==> flow/design.v <==
module InputProcessor (
    input clk,               
    input [2:0] switches,    
    input confirm_key1,       
input confirm_key2,
    input reset_key,       
    output reg [2:0] column, 
    output reg confirm1,       
output reg confirm2,
    output reg reset        
);
    always @(posedge clk) begin
        column <= switches; 
    end
    always @(posedge clk) begin
        confirm1 <= !confirm_key1; 
	confirm2 <= !confirm_key2;
        reset <= !reset_key;      
    end
endmodule
module gameLogic(
    input clk,
    input reset,
    input [2:0] column,
    input player,
    input confirm_move,
    output reg [1:0] win,
    output reg [1:0] winner
);
    reg [83:0] grid;
    reg [83:0] grid_next;
    reg token_placed;
    reg confirm_prev;
    reg [1:0] win_next;
    wire [1:0] token = player ? 2'b01 : 2'b10;
    wire place = confirm_move && !confirm_prev;
    integer i, j;
function automatic [1:0] checkWin(input [83:0] g, input [1:0] playerToken);
    integer col, row, count, i;
begin
    checkWin = 2'b00;
    for (row = 0; row < 6; row = row + 1) begin
        count = 0;
        for (col = 0; col < 7; col = col + 1) begin
            if (g[(col*6+row)*2 +: 2] == playerToken) begin
                count = count + 1;
                if (count == 4) begin
                    checkWin = 2'b01;
                end
            end else count = 0;
        end
    end
    for (col = 0; col < 7; col = col + 1) begin
        count = 0;
        for (row = 0; row < 6; row = row + 1) begin
            if (g[(col*6+row)*2 +: 2] == playerToken) begin
                count = count + 1;
                if (count == 4) begin
                    checkWin = 2'b01;
                end
            end else count = 0;
        end
    end
    for (row = 0; row < 3; row = row + 1) begin
        for (col = 0; col < 4; col = col + 1) begin
            count = 0;
            for (i = 0; i < 4; i = i + 1) begin
                if (g[((col+i)*6+(row+i))*2 +: 2] == playerToken) begin
                    count = count + 1;
                    if (count == 4) begin
                        checkWin = 2'b01;
                    end
                end else count = 0;
            end
        end
    end
    for (row = 3; row < 6; row = row + 1) begin
        for (col = 0; col < 4; col = col + 1) begin
            count = 0;
            for (i = 0; i < 4; i = i + 1) begin
                if (g[((col+i)*6+(row-i))*2 +: 2] == playerToken) begin
                    count = count + 1;
                    if (count == 4) begin
                        checkWin = 2'b01;
                    end
                end else count = 0;
            end
        end
    end
end
endfunction
    always @* begin
        grid_next = grid;
        token_placed = 0;
        for (i = 0; i < 7; i = i + 1) begin
            if (column == i) begin
                for (j = 0; j < 6; j = j + 1) begin
                    if (!token_placed && grid[(i*6+j)*2 +: 2] == 2'b00) begin
                        grid_next[(i*6+j)*2 +: 2] = token;
                        token_placed = 1;
                    end
                end
            end
        end
        win_next = checkWin(grid_next, token);
    end
    always @(posedge clk) begin
        confirm_prev <= confirm_move;
    end
    always @(posedge clk or posedge reset) begin
        if (reset) begin
            grid <= 84'd0;
            win <= 2'b00;
            winner <= 2'b00;
        end else if (place && token_placed) begin
            grid <= grid_next;
            win <= win_next;
            winner <= win_next[0] ? token : 2'b00;
        end
    end
endmodule
module control(
    input clk,                 
    input reset,               
    input [2:0] column_select, 
    input confirm_move1,
    input confirm_move2,       
    output reg [1:0] current_player, 
    output reg game_over,      
	 output [1:0] winner
);
    parameter IDLE_STATE = 3'b000,
              PLAYER1_TURN = 3'b001,
              PLAYER2_TURN = 3'b010,
              CHECK_MOVE = 3'b011,
				  win_state = 3'b100;
    reg [2:0] state; 
wire confirm_move = (current_player==2'b01)?confirm_move1:confirm_move2;
    wire [1:0]win;
    gameLogic game_logic(
        .clk(clk),
        .reset(reset),
        .column(column_select),
        .player(current_player == 2'b01), 
        .confirm_move(confirm_move),
        .win(win),
		  .winner(winner)
    );
    always @(posedge clk or posedge reset) begin
        if (reset) begin
            state <= IDLE_STATE;
            current_player <= 2'b01;  
            game_over <= 0;
        end
        else begin
            case (state)
                IDLE_STATE: begin
                    if (confirm_move) begin
                        state <= CHECK_MOVE;
                    end
                end
                PLAYER1_TURN: begin
                    if (confirm_move) begin
                        state <= CHECK_MOVE;
                    end
                end
                PLAYER2_TURN: begin
                    if (confirm_move) begin
                        state <= CHECK_MOVE;
                    end
                end
                CHECK_MOVE: begin
                    if (win) begin
                        state <= win_state; 
                    end else begin
                        current_player <= (current_player == 2'b01) ? 2'b10 : 2'b01;
                        state <= (current_player == 2'b01) ? PLAYER1_TURN : PLAYER2_TURN;
                    end
                end
					 win_state: begin
					 game_over <= 1; 
					 end
                default: state <= IDLE_STATE;
            endcase
        end
    end
endmodule
module TopLevelModule(
    input clk,                    
    input [2:0] switches,        
    input confirm_key1,   
input confirm_key2,     
    input reset_key,            
    output [1:0] player_led,     
    output [1:0] winner_led           
);
    wire [2:0] column_select;
    wire confirm_move1;
wire confirm_move2;
    wire reset_game;
    wire [1:0] current_player;
    wire game_over;
    InputProcessor input_proc(
        .clk(clk),
        .switches(switches),
        .confirm_key1(confirm_key1),
        .confirm_key2(confirm_key2),
        .reset_key(reset_key),
        .column(column_select),
        .confirm1(confirm_move1),
.confirm2(confirm_move2),
        .reset(reset_game)
    );
    control control_unit(
        .clk(clk),
        .reset(reset_game),
        .column_select(column_select),
        .confirm_move1(confirm_move1),
        .confirm_move2(confirm_move2),
        .current_player(current_player),
        .game_over(game_over), .winner(winner_led)
    );
    assign player_led = current_player;
endmodule
# Reports on TopLevelModule
# Tool output for the design above, in the order of the flow.
# Line numbers count from 1 in the design file above.
# Library cell names are shortened.
# Not given: -
# setup
top	TopLevelModule
clock_port	clk
library	sky130hd
lib_corner	tt_025C_1v80

# Elaborated design
# Counts by Yosys on the flattened word-level netlist (proc, flatten, opt, wreduce; memories kept). Register bits leave out memories and registers merged into their read ports (data or address). Print and check cells are left out.
# classes
div	0
eq_ne	187
n_cmp	0
n_mul	0
n_addsub	133
reduce_and_logical	136
bitwise	2
n_shift	0
muxes	595
# ops
cell	count
adder 32 x 2 -> 32 bit (second input constant)	133
equality test 32 x 4 -> 1 bit (second input constant)	133
two-way mux 32 bit	106
two-way mux 2 bit	372
two-way mux 1 bit	114
equality test 2 bit	42
zero test 2 bit	42
zero test 1 bit	45
logical AND 1 bit	43
equality test 3 x 2 -> 1 bit (second input constant)	4
equality test 3 bit (second input constant)	4
case mux 3 bit (select 3 bit)	1
equality test 3 x 1 -> 1 bit (second input constant)	2
zero test 3 bit	2
two-way mux 3 bit	2
AND reduction 2 bit	2
OR reduction 3 bit	1
inverter 1 bit	2
equality test 2 x 1 -> 1 bit (second input constant)	1
inequality test 2 x 1 -> 1 bit (second input constant)	1
nonzero test 2 bit	1
# word_totals
memories	0
romBits	0
latch_bits	0
clocked_rd_ports_x_width	0
register_bits	100
mem_bits_rw	0
input_bits	7

# Logic depth
# Depth = most cells in a row (Yosys ltp): at word level without a register or memory, in the mapped netlist without a sequential cell, where the memories' decode and read muxes count.
# logic_depth
ltp_word	424
abc_area	0
mapped_depth	21
depth_no_buf	17

# Synthesis result
# Yosys stat after the flow's synthesis: flattened, memories mapped to cells. It holds for the ABC_AREA given above (unset counts as 0); a run with the other value may have another netlist.
# by_type
cell_type	count	type_area_um2
dfrtp_1	91	2.28E+03
ha_1	40	500.48
nor2_1	122	457.939
a21o_1	37	277.766
o31ai_1	37	277.766
mux2i_1	22	220.211
inv_1	56	210.202
and2_1	31	193.936
a31o_2	20	175.168
o41ai_1	18	157.651
nor3_1	30	150.144
nand2_1	38	142.637
dfxtp_1	7	140.134
and3_1	21	131.376
o22ai_1	17	106.352
a21oi_1	19	95.091
o21ai_0	18	90.086
nor2b_1	13	81.328
# Other cell types: 72; their cells: 244.
# mapped
mapped_area_um2	7707.4
ffs	100
sequential_area_um2	2469.9
n_buf	31
cell_count	881
# The figures by module come from a second, unflattened synthesis with its own total; it is not the netlist above.
# hier_totals
cells_unflattened	964
hier_area_um2	8021.4
# Rows give one instance, submodules left out.
# modules
mod	instances	n_cells	area_um2
gameLogic	1	929	7572.3
control	1	26	317.8
InputProcessor	1	9	131.4
TopLevelModule	1	0	0.0

# Worst setup path after synthesis
# Path of least setup slack by OpenSTA after synthesis, without wires, with an ideal clock, recovery checks aside; 20% of the period is set as input and as output delay. Where synthesis merged equal registers, the netlist keeps one of their names.
# synth_timing
kind	register to register
startpoint	register control_unit.current_player[0]
endpoint	register control_unit.game_logic.win[0]
t_required_ps	9865
path_stages	21
setup_slack_ps	5327
path_delay_ps	4673
path_buffers	3
t_arrival_ps	4538
launch_ps	0
period_ps	10000
period_less_setup_slack_ps	4673
# "path_delay_ps" is the arrival time less input delay plus setup time.
# "path_stages" counts driving pins, that of a launching flip-flop among them; a cell with two outputs on the path counts twice.
# "period_less_setup_slack_ps" = period - worst setup slack (recovery checks aside). The figure is calculated, with input and output delays left at 20% of the set period.
# The rows between start and end are the longest chain of elaborated cells between them; the timing report does not say that the signal goes this way. Where chains are equally long, one stands for them.
# Each line given opens the expression or statement behind the cell; cells for indexed reads and writes are added by Yosys, which also makes memories of some case tables.
# synth_between
cell_sequence	dfstp_2 -> clkbuf_1 -> nand2b_1 -> buf_2 -> buf_1 -> a221o_1 -> nor2_1 -> ha_1 -> and2_1 -> ha_1 -> and2_1 -> ha_1 -> and2_1 -> ha_1 -> o2111ai_1 -> nor2_1 -> o211ai_1 -> o2111ai_1 -> or4_1 -> nor4_4 -> a21oi_1
elab_chain_len	294
cone_cells	816
# synth_lines
element	line_no	source
start, declared	128	output reg [1:0] current_player,
start, assigned	152	current_player <= 2'b01;
start, assigned	176	current_player <= (current_player == 2'b01) ? 2'b10 : 2'b01;
equality test 2 x 1 -> 1 bit	144	.player(current_player == 2'b01),
two-way mux 2 bit	35	wire [1:0] token = player ? 2'b01 : 2'b10;
two-way mux 2 bit	98	if (!token_placed && grid[(i*6+j)*2 +: 2] == 2'b00) begin
two-way mux 2 bit	96	if (column == i) begin
equality test 2 bit	45	if (g[(col*6+row)*2 +: 2] == playerToken) begin
two-way mux 1 bit	45
adder 32 x 2 -> 32 bit	46	count = count + 1;
(+280 left out)	-
two-way mux 2 bit	81	if (g[((col+i)*6+(row-i))*2 +: 2] == playerToken) begin
two-way mux 2 bit	83	if (count == 4) begin
two-way mux 2 bit	81
two-way mux 2 bit	83
two-way mux 2 bit	81
two-way mux 2 bit	83
two-way mux 2 bit	81
end, assigned	113	win <= 2'b00;
end, assigned	117	win <= win_next;
end, declared	27	output reg [1:0] win,

# Path in the finished layout
# From the final timing report of record 1: the path of least setup slack in the routed layout; clock arrival at registers is part of the times.
# The report prints the path's times to 10 ps; the period is as set.
# layout_timing
kind	register to register
startpoint	register control_unit.current_player[0]
endpoint	register control_unit.game_logic.win[0]
period_ps	3990
t_arrival_ps	4460
t_required_ps	4220
setup_slack_ps	-240
launch_ps	360
path_stages	18
path_buffers	0
# The rows between start and end are the longest chain of elaborated cells between them; the timing report does not say that the signal goes this way. Where chains are equally long, one stands for them.
# layout_between
cell_sequence	dfstp_2 -> nor2b_4 -> nor2_1 -> a221o_1 -> nor2_2 -> ha_4 -> and3_4 -> ha_4 -> and2_4 -> ha_4 -> and2_4 -> ha_4 -> a32oi_2 -> and4_1 -> nand4_1 -> or4_4 -> nor4_4 -> a21oi_1
elab_chain_len	294
cone_cells	816
# layout_lines
element	line_no	source
start, declared	128	output reg [1:0] current_player,
start, assigned	152	current_player <= 2'b01;
start, assigned	176	current_player <= (current_player == 2'b01) ? 2'b10 : 2'b01;
equality test 2 x 1 -> 1 bit	144	.player(current_player == 2'b01),
two-way mux 2 bit	35	wire [1:0] token = player ? 2'b01 : 2'b10;
two-way mux 2 bit	98	if (!token_placed && grid[(i*6+j)*2 +: 2] == 2'b00) begin
two-way mux 2 bit	96	if (column == i) begin
equality test 2 bit	45	if (g[(col*6+row)*2 +: 2] == playerToken) begin
two-way mux 1 bit	45
adder 32 x 2 -> 32 bit	46	count = count + 1;
(+280 left out)	-
two-way mux 2 bit	81	if (g[((col+i)*6+(row-i))*2 +: 2] == playerToken) begin
two-way mux 2 bit	83	if (count == 4) begin
two-way mux 2 bit	81
two-way mux 2 bit	83
two-way mux 2 bit	81
two-way mux 2 bit	83
two-way mux 2 bit	81
end, assigned	113	win <= 2'b00;
end, assigned	117	win <= win_next;
end, declared	27	output reg [1:0] win,

# TopLevelModule through Yosys and OpenROAD on sky130hd: 6 stored runs, unordered, with their settings and measured results. The constraints put input and output delay at 20% of the set period each and load the outputs with 0.01 pF.
# "clock_period_reached_ps" = clock period - worst setup slack. The figure is calculated, with input and output delays left at 20% of the set period.
# "worst_path_ps" = time allowed to the worst setup path (clock period - input delay - output delay, where it has them) - its slack; a late launch clock adds to it, a late capture clock takes from it.
# "power.total_uw" rests on the timing tool's default activity at the inputs, not on a simulated workload.
# "worst_path_ps" is given in steps of 10 ps.
# Settings: n/a = not set for that run.
# Results: n/a = not shown.
stored run	CAP_MARGIN	CELL_PAD_IN_SITES_GLOBAL_PLACEMENT	CORE_UTILIZATION	CTS_CLUSTER_DIAMETER	CTS_CLUSTER_SIZE	GPL_ROUTABILITY_DRIVEN	PLACE_DENSITY_LB_ADDON	SETUP_SLACK_MARGIN	period_ns	CORE_MARGIN	SLEW_MARGIN	CORE_ASPECT_RATIO	HOLD_SLACK_MARGIN	MIN_ROUTING_LAYER	TNS_END_PERCENT	CELL_PAD_IN_SITES_DETAIL_PLACEMENT	GPL_TIMING_DRIVEN	ABC_AREA	MAX_ROUTING_LAYER	timing.setup.tns_ps	final_util_frac	clock_period_reached_ps	setup_ws_ps	post_route_stdcell_area_um2	die_area_um2	synthesis_area_um2	worst_path_ps	timing.worst_path_kind	power.total_uw
record 1	15	2	53	93	38	0	0.16	0.22	3.99	2	20	n/a	n/a	n/a	n/a	n/a	n/a	n/a	n/a	-680	0.726	4226	-236	10431.3	15522.7	7707.4	4230	register to register	7089
record 2	20	1	49	n/a	29	n/a	0.12	n/a	4.76	9	20	1.47	0.07	met1	60	n/a	n/a	n/a	n/a	0	0.576	4599	161	8877.3	20652.1	7707.4	4600	register to register	4950
record 3	20	n/a	40	n/a	n/a	n/a	n/a	n/a	6.97	2	20	n/a	n/a	n/a	80	0	0	n/a	n/a	0	0.45	6347	623	8480.6	20394.7	7707.4	6350	register to register	3140
record 4	20	3	50	n/a	10	n/a	n/a	0.94	3.17	2	20	1.48	n/a	met2	80	2	1	1	met4	n/a	n/a	n/a	n/a	n/a	n/a	n/a	n/a	n/a	n/a
record 5	20	n/a	40	n/a	10	n/a	n/a	n/a	3.17	2	20	1.48	n/a	met2	80	2	1	1	met4	n/a	n/a	n/a	n/a	n/a	n/a	n/a	n/a	n/a	n/a
record 6	20	n/a	31	n/a	84	1	n/a	1.31	5.25	2	35	1.15	n/a	n/a	n/a	0	0	n/a	met5	0	0.4	4527	723	9699.3	26142.6	7707.4	4530	register to register	5109
# Record 4: no final report: placement broke off with GPL-0301
# Record 5: no final report: placement broke off with DPL-0033
